==> flow/design.v <==
`timescale 1ns / 1ps
module pipelined(
    input  wire              clk,
    input  wire              rst,
    input  wire              in_valid,
    output wire              in_ready,
    input  wire signed [15:0] a,
    input  wire signed [15:0] b,
    input  wire signed [15:0] c,
    input  wire signed [15:0] d,
    input  wire signed [15:0] e,
    output reg               out_valid,
    input  wire              out_ready,
    output reg signed [31:0]  y
);
    wire s3_ready_in;
    wire s2_ready_in;
    wire s1_ready_in;
    assign s3_ready_in = (~out_valid) || (out_valid && out_ready);
    assign s2_ready_in = (~s2_valid)  || (s2_valid  && s3_ready_in);
    assign s1_ready_in = (~s1_valid)  || (s1_valid  && s2_ready_in);
    assign in_ready = s1_ready_in;
    wire in_send = in_valid && in_ready;
    reg signed [31:0] s1_p1;
    reg signed [31:0] s1_p2;
    reg signed [15:0] s1_e;
    reg               s1_valid;
    always @(posedge clk) begin
        if (rst) begin
            s1_valid <= 1'b0;
            s1_p1    <= 32'sd0;
            s1_p2    <= 32'sd0;
            s1_e     <= 16'sd0;
        end else if (s1_ready_in) begin
            s1_valid <= in_send;
            if (in_send) begin
                s1_p1 <= $signed(a) * $signed(b);
                s1_p2 <= $signed(c) * $signed(d);
                s1_e  <= e;
            end
        end
    end
    reg signed [31:0] s2_s;
    reg signed [15:0] s2_e;
    reg               s2_valid;
    always @(posedge clk) begin
        if (rst) begin
            s2_valid <= 1'b0;
            s2_s     <= 32'sd0;
            s2_e     <= 16'sd0;
        end else if (s2_ready_in) begin
            s2_valid <= s1_valid;
            if (s1_valid) begin
                s2_s <= s1_p1 + s1_p2;
                s2_e <= s1_e;
            end
        end
    end
    always @(posedge clk) begin
        if (rst) begin
            out_valid <= 1'b0;
            y         <= 32'sd0;
        end else if (s3_ready_in) begin
            out_valid <= s2_valid;
            if (s2_valid) begin
                y <= s2_s + $signed(s2_e);
            end
        end
    end
endmodule
# From RTL to reports: pipelined
# Tool output for the design above before and after an edit, in the order of the flow.
# "orig" refers to lines of the RTL above, "edited" to lines of the edited file.
# "change" is "edited" less "orig", of the values as shown; "rel_change_pct" is that difference over "orig", in percent.
# Cell names lack the library's common part.
inputs:
  top_module: "pipelined"
  clk_port: "clk"
  lib: "sky130hd"
  corner: "tt_025C_1v80"

# Edit of the RTL
# The edit as a unified diff against the file above.
# A script made this edit; it was not meant as an optimisation.
# begin of diff
@@ -63,5 +63,5 @@
         end else if (s3_ready_in) begin
             out_valid <= s2_valid;
-            if (s2_valid) begin
+            begin
                 y <= s2_s + $signed(s2_e);
             end
# end of diff

# Word level
# Yosys after proc, flatten, opt, wreduce and memory -nomap, before mapping. Enables and synchronous resets that opt folds into registers are not counted as muxes. Memory bits, and registers merged into a memory's read port (data or address), are not among the register bits. Print and check cells are not counted. Equal cells are merged and count once.
word_totals:
  columns: ["item", "orig", "edited", "change", "rel_change_pct"]
  rows:
  - ["register_bits", 163, 163, 0, 0.00]
  - ["in_bits", 84, 84, 0, 0.00]
  - ["output_inout_bits", 34, 34, 0, 0.00]
  - ["elab_cells", 26, 25, -1, -3.85]
op_classes:
  columns: ["item", "orig", "edited", "change", "rel_change_pct"]
  rows:
  - ["n_addsub", 2, 2, 0, 0.00]
  - ["mul", 2, 2, 0, 0.00]
  - ["bitwise", 3, 3, 0, 0.00]
  - ["reduce_logical", 10, 9, -1, -10.00]
op_table:
  columns: ["cell", "orig", "edited", "change", "rel_change_pct"]
  rows:
  - ["2-bit AND reduction", 3, 2, -1, -33.33]
  - ["1-bit logical AND", 4, 4, 0, 0.00]
  - ["1-bit logical OR", 3, 3, 0, 0.00]
  - ["1-bit NOT", 3, 3, 0, 0.00]
  - ["16-bit by 16-bit multiplier with 32-bit output", 2, 2, 0, 0.00]
  - ["32-bit by 16-bit adder with 32-bit output", 1, 1, 0, 0.00]
  - ["32-bit adder", 1, 1, 0, 0.00]

# Logic depth
# Longest topological path by Yosys (ltp), each cell counted once; first at word level (registers and memories cut), then after technology mapping (sequential cells cut; the memories' decode and read muxes count).
depth:
  columns: ["item", "orig", "edited", "change", "rel_change_pct"]
  rows:
  - ["depth_word", 8, 8, 0, 0.00]
  - ["ABC_AREA", "0", "0", null, null]
  - ["ltp_mapped", 24, 24, 0, 0.00]

# Netlist
# Yosys stat after the flow's synthesis: flattened, memories mapped to cells. It holds for the ABC_AREA given above (unset counts as 0); a run with the other value may have another netlist.
synth_totals:
  columns: ["item", "orig", "edited", "change", "rel_change_pct"]
  rows:
  - ["cells", 3245, 3245, 0, 0.00]
  - ["synth_area_um2", 28169.5, 28159.5, -10.0, -0.04]
  - ["seq_area_um2", 3263.1, 3263.1, 0.0, 0.00]
  - ["flip_flops", 163, 163, 0, 0.00]
  - ["n_buf", 122, 123, 1, 0.82]
by_type:
  columns: ["cell", "orig", "edited", "change", "rel_change_pct"]
  rows:
  - ["nand2_1", 476, 513, 37, 7.77]
  - ["o21ai_0", 77, 47, -30, -38.96]
  - ["nor2_1", 94, 117, 23, 24.47]
  - ["o21a_1", 28, 13, -15, -53.57]
  - ["xor2_1", 23, 37, 14, 60.87]
  - ["a21oi_1", 198, 210, 12, 6.06]
  - ["nor3_1", 39, 27, -12, -30.77]
  - ["nor4b_1", 14, 4, -10, -71.43]
  - ["nor2b_1", 21, 13, -8, -38.10]
  - ["a211oi_1", 20, 28, 8, 40.00]
  - ["or3_1", 16, 8, -8, -50.00]
  - ["a21o_1", 39, 46, 7, 17.95]
  - ["o21ai_2", 0, 6, 6, null]
  - ["inv_1", 596, 591, -5, -0.84]
  - ["and2_1", 254, 249, -5, -1.97]
  - ["and3_1", 13, 18, 5, 38.46]
  - ["o211ai_1", 12, 7, -5, -41.67]
  - ["a21boi_0", 10, 5, -5, -50.00]
# The list need not be complete.

# Timing after synthesis
# Path of least setup slack by OpenSTA after synthesis, without wires, with an ideal clock, recovery checks aside; 20% of the period is set as input and as output delay. Where synthesis merged equal registers, the netlist keeps one of their names.
synth_path:
  columns: ["item", "orig", "edited", "change", "rel_change_pct"]
  rows:
  - ["path_kind", "input-to-reg", "input-to-reg", null, null]
  - ["from", "input port b[7]", "input port c[15]", null, null]
  - ["to", "register s1_p1[29]", "register s1_p2[31]", null, null]
  - ["period_ns", 8.0, 8.0, 0.0, 0.00]
  - ["in_delay_ns", 1.600, 1.600, 0.000, 0.00]
  - ["setup_time_ns", 0.074, 0.122, 0.048, null]
  - ["t_first_pin_ns", 1.600, 1.600, 0.000, 0.00]
  - ["arrival_time_ns", 7.353, 7.232, -0.121, -1.65]
  - ["required_time_ns", 7.926, 7.878, -0.048, -0.61]
  - ["path_slack_ns", 0.572, 0.646, 0.074, null]
  - ["delay_ns", 5.827, 5.754, -0.073, -1.25]
  - ["driving_pins", 23, 20, -3, -13.04]
  - ["period_less_setup_slack_ns", 7.428, 7.354, -0.074, -1.00]
# "delay_ns" is the arrival time less input delay plus setup time.
# "driving_pins" counts driving pins, that of a launching flip-flop among them; a cell with two outputs on the path counts twice.
# "period_less_setup_slack_ns" = period - worst setup slack (recovery checks aside). The figure is calculated, with input and output delays left at 20% of the set period.
# The rows between start and end are the longest chain of elaborated cells between them; the timing report does not say that the signal goes this way. Where chains are equally long, one stands for them.
# A line is the first line of the expression or statement that the cell stems from. Yosys adds cells for indexed reads and writes and turns some case tables into memories.
synth_between_orig:
  path_cell_list: "clkbuf_1 > nand2_1 > fa_1 > inv_1 > fa_1 > inv_1 > fa_1 > inv_1 > fa_1 > fa_1 > inv_1 > fa_1 > inv_1 > ha_1 > and3_1 > and3_1 > o31ai_1 > a21oi_2 > nor3_2 > o31ai_1 > o31a_1 > or4b_1 > a31oi_1"
  elab_chain_cells: 1
synth_lines_orig:
  columns: ["item", "line_no", "text"]
  rows:
  - ["start, declared", 8, "input  wire signed [15:0] b,"]
  - ["16-bit by 16-bit multiplier with 32-bit output", 37, "s1_p1 <= $signed(a) * $signed(b);"]
  - ["end, assigned", 31, "s1_p1    <= 32'sd0;"]
  - ["end, assigned", 37, null]
  - ["end, declared", 24, "reg signed [31:0] s1_p1;"]
synth_between_edited:
  path_cell_list: "clkbuf_1 > nand2_1 > inv_1 > fa_1 > fa_1 > fa_1 > fa_1 > fa_1 > inv_1 > fa_1 > inv_1 > ha_1 > and3_1 > and2_1 > nand2_1 > nor4_1 > a32oi_1 > a31oi_1 > a21oi_1 > o311a_1"
  elab_chain_cells: 1
synth_lines_edited:
  columns: ["item", "line_no", "text"]
  rows:
  - ["start, declared", 9, "input  wire signed [15:0] c,"]
  - ["16-bit by 16-bit multiplier with 32-bit output", 38, "s1_p2 <= $signed(c) * $signed(d);"]
  - ["end, assigned", 32, "s1_p2    <= 32'sd0;"]
  - ["end, assigned", 38, null]
  - ["end, declared", 25, "reg signed [31:0] s1_p2;"]

# Timing after layout
# Path of least setup slack in the final report of each run of pair 1 (OpenROAD, finished layout, wires in). Where an end is a register, its clock arrival counts in the times.
layout_path:
  columns: ["item", "orig", "edited", "change", "rel_change_pct"]
  rows:
  - ["path_kind", "input-to-reg", "input-to-reg", null, null]
  - ["from", "input port a[5]", "input port b[1]", null, null]
  - ["to", "register s1_p1[29]", "register s1_p1[31]", null, null]
  - ["period_ns", 7.79, 7.79, 0.00, 0.00]
  - ["in_delay_ns", 1.56, 1.56, 0.00, 0.00]
  - ["setup_time_ns", 0.07, 0.10, 0.03, null]
  - ["t_first_pin_ns", 1.56, 1.56, 0.00, 0.00]
  - ["arrival_time_ns", 7.92, 7.70, -0.22, -2.78]
  - ["required_time_ns", 8.16, 8.12, -0.04, -0.49]
  - ["path_slack_ns", 0.24, 0.42, 0.18, null]
  - ["driving_pins", 24, 21, -3, -12.50]
# The rows between start and end are the longest chain of elaborated cells between them; the timing report does not say that the signal goes this way. Where chains are equally long, one stands for them.
layout_between_orig:
  path_cell_list: "clkdlybuf4s50_1 > buf_6 > buf_4 > and2_1 > fa_1 > inv_2 > fa_1 > inv_1 > fa_1 > fa_1 > fa_1 > inv_1 > fa_1 > inv_1 > ha_1 > or3_1 > o31ai_2 > buf_4 > a21oi_2 > nor3_2 > o31ai_2 > o31a_1 > or4b_1 > a31oi_1"
  elab_chain_cells: 1
layout_lines_orig:
  columns: ["item", "line_no", "text"]
  rows:
  - ["start, declared", 7, "input  wire signed [15:0] a,"]
  - ["16-bit by 16-bit multiplier with 32-bit output", 37, "s1_p1 <= $signed(a) * $signed(b);"]
  - ["end, assigned", 31, "s1_p1    <= 32'sd0;"]
  - ["end, assigned", 37, null]
  - ["end, declared", 24, "reg signed [31:0] s1_p1;"]
layout_between_edited:
  path_cell_list: "clkdlybuf4s50_1 > nand2_1 > inv_1 > fa_1 > fa_1 > inv_1 > fa_1 > fa_1 > fa_1 > fa_1 > inv_1 > ha_1 > a21oi_1 > nor2b_1 > o21ai_0 > nand3b_1 > a31oi_4 > o21ai_2 > a31o_1 > a211o_1 > o211a_1"
  elab_chain_cells: 1
layout_lines_edited:
  columns: ["item", "line_no", "text"]
  rows:
  - ["start, declared", 8, "input  wire signed [15:0] b,"]
  - ["16-bit by 16-bit multiplier with 32-bit output", 37, "s1_p1 <= $signed(a) * $signed(b);"]
  - ["end, assigned", 31, "s1_p1    <= 32'sd0;"]
  - ["end, assigned", 37, null]
  - ["end, declared", 24, "reg signed [31:0] s1_p1;"]

# Flow runs
# Runs of the flow (Yosys, OpenROAD) on both versions; the two runs of a pair have the same settings. The constraints put input and output delay at 20% of the set period each and load the outputs with 0.01 pF.
settings_pair_1:
  period_ns: 7.79
  CAP_MARGIN: 20
  CORE_MARGIN: 2
  CORE_UTILIZATION: 40
  SLEW_MARGIN: 20
results_pair_1:
  columns: ["item", "orig", "edited", "change", "rel_change_pct"]
  rows:
  - ["post_synth_area_um2", 28169.5, 28159.5, -10.0, -0.04]
  - ["final_die_area_um2", 72562.9, 72536.0, -26.9, -0.04]
  - ["layout_stdcell_area_um2", 32338.5, 31981.9, -356.6, -1.10]
  - ["fin_util_frac", 0.463, 0.457, -0.006, null]
  - ["worstSetupSlack_ns", 0.240, 0.424, 0.184, null]
  - ["tns_setup_ns", 0.000, 0.000, 0.000, null]
  - ["timing.achieved_period_ns", 7.550, 7.366, -0.184, -2.44]
settings_pair_2:
  CAP_MARGIN: 0
  CELL_PAD_IN_SITES_GLOBAL_PLACEMENT: 0
  CORE_UTILIZATION: 52
  MAX_ROUTING_LAYER: "met4"
  PLACE_DENSITY_LB_ADDON: 0.25
  SETUP_SLACK_MARGIN: 0.91
  TNS_END_PERCENT: 55
  period_ns: 4.52
  CORE_MARGIN: 2
  SLEW_MARGIN: 20
results_pair_2:
  columns: ["item", "orig", "edited", "change", "rel_change_pct"]
  rows:
  - ["post_synth_area_um2", 28169.5, 28159.5, -10.0, -0.04]
  - ["final_die_area_um2", 56050.6, 56029.3, -21.3, -0.04]
  - ["layout_stdcell_area_um2", 35285.1, 36682.7, 1397.6, 3.96]
  - ["fin_util_frac", 0.657, 0.683, 0.026, null]
  - ["worstSetupSlack_ns", -1.814, -1.587, 0.227, null]
  - ["tns_setup_ns", -60.448, -58.715, 1.733, null]
  - ["timing.achieved_period_ns", 6.334, 6.107, -0.227, -3.58]
# "timing.achieved_period_ns" means the clock period less the worst setup slack. The figure is calculated, with input and output delays left at 20% of the set period.
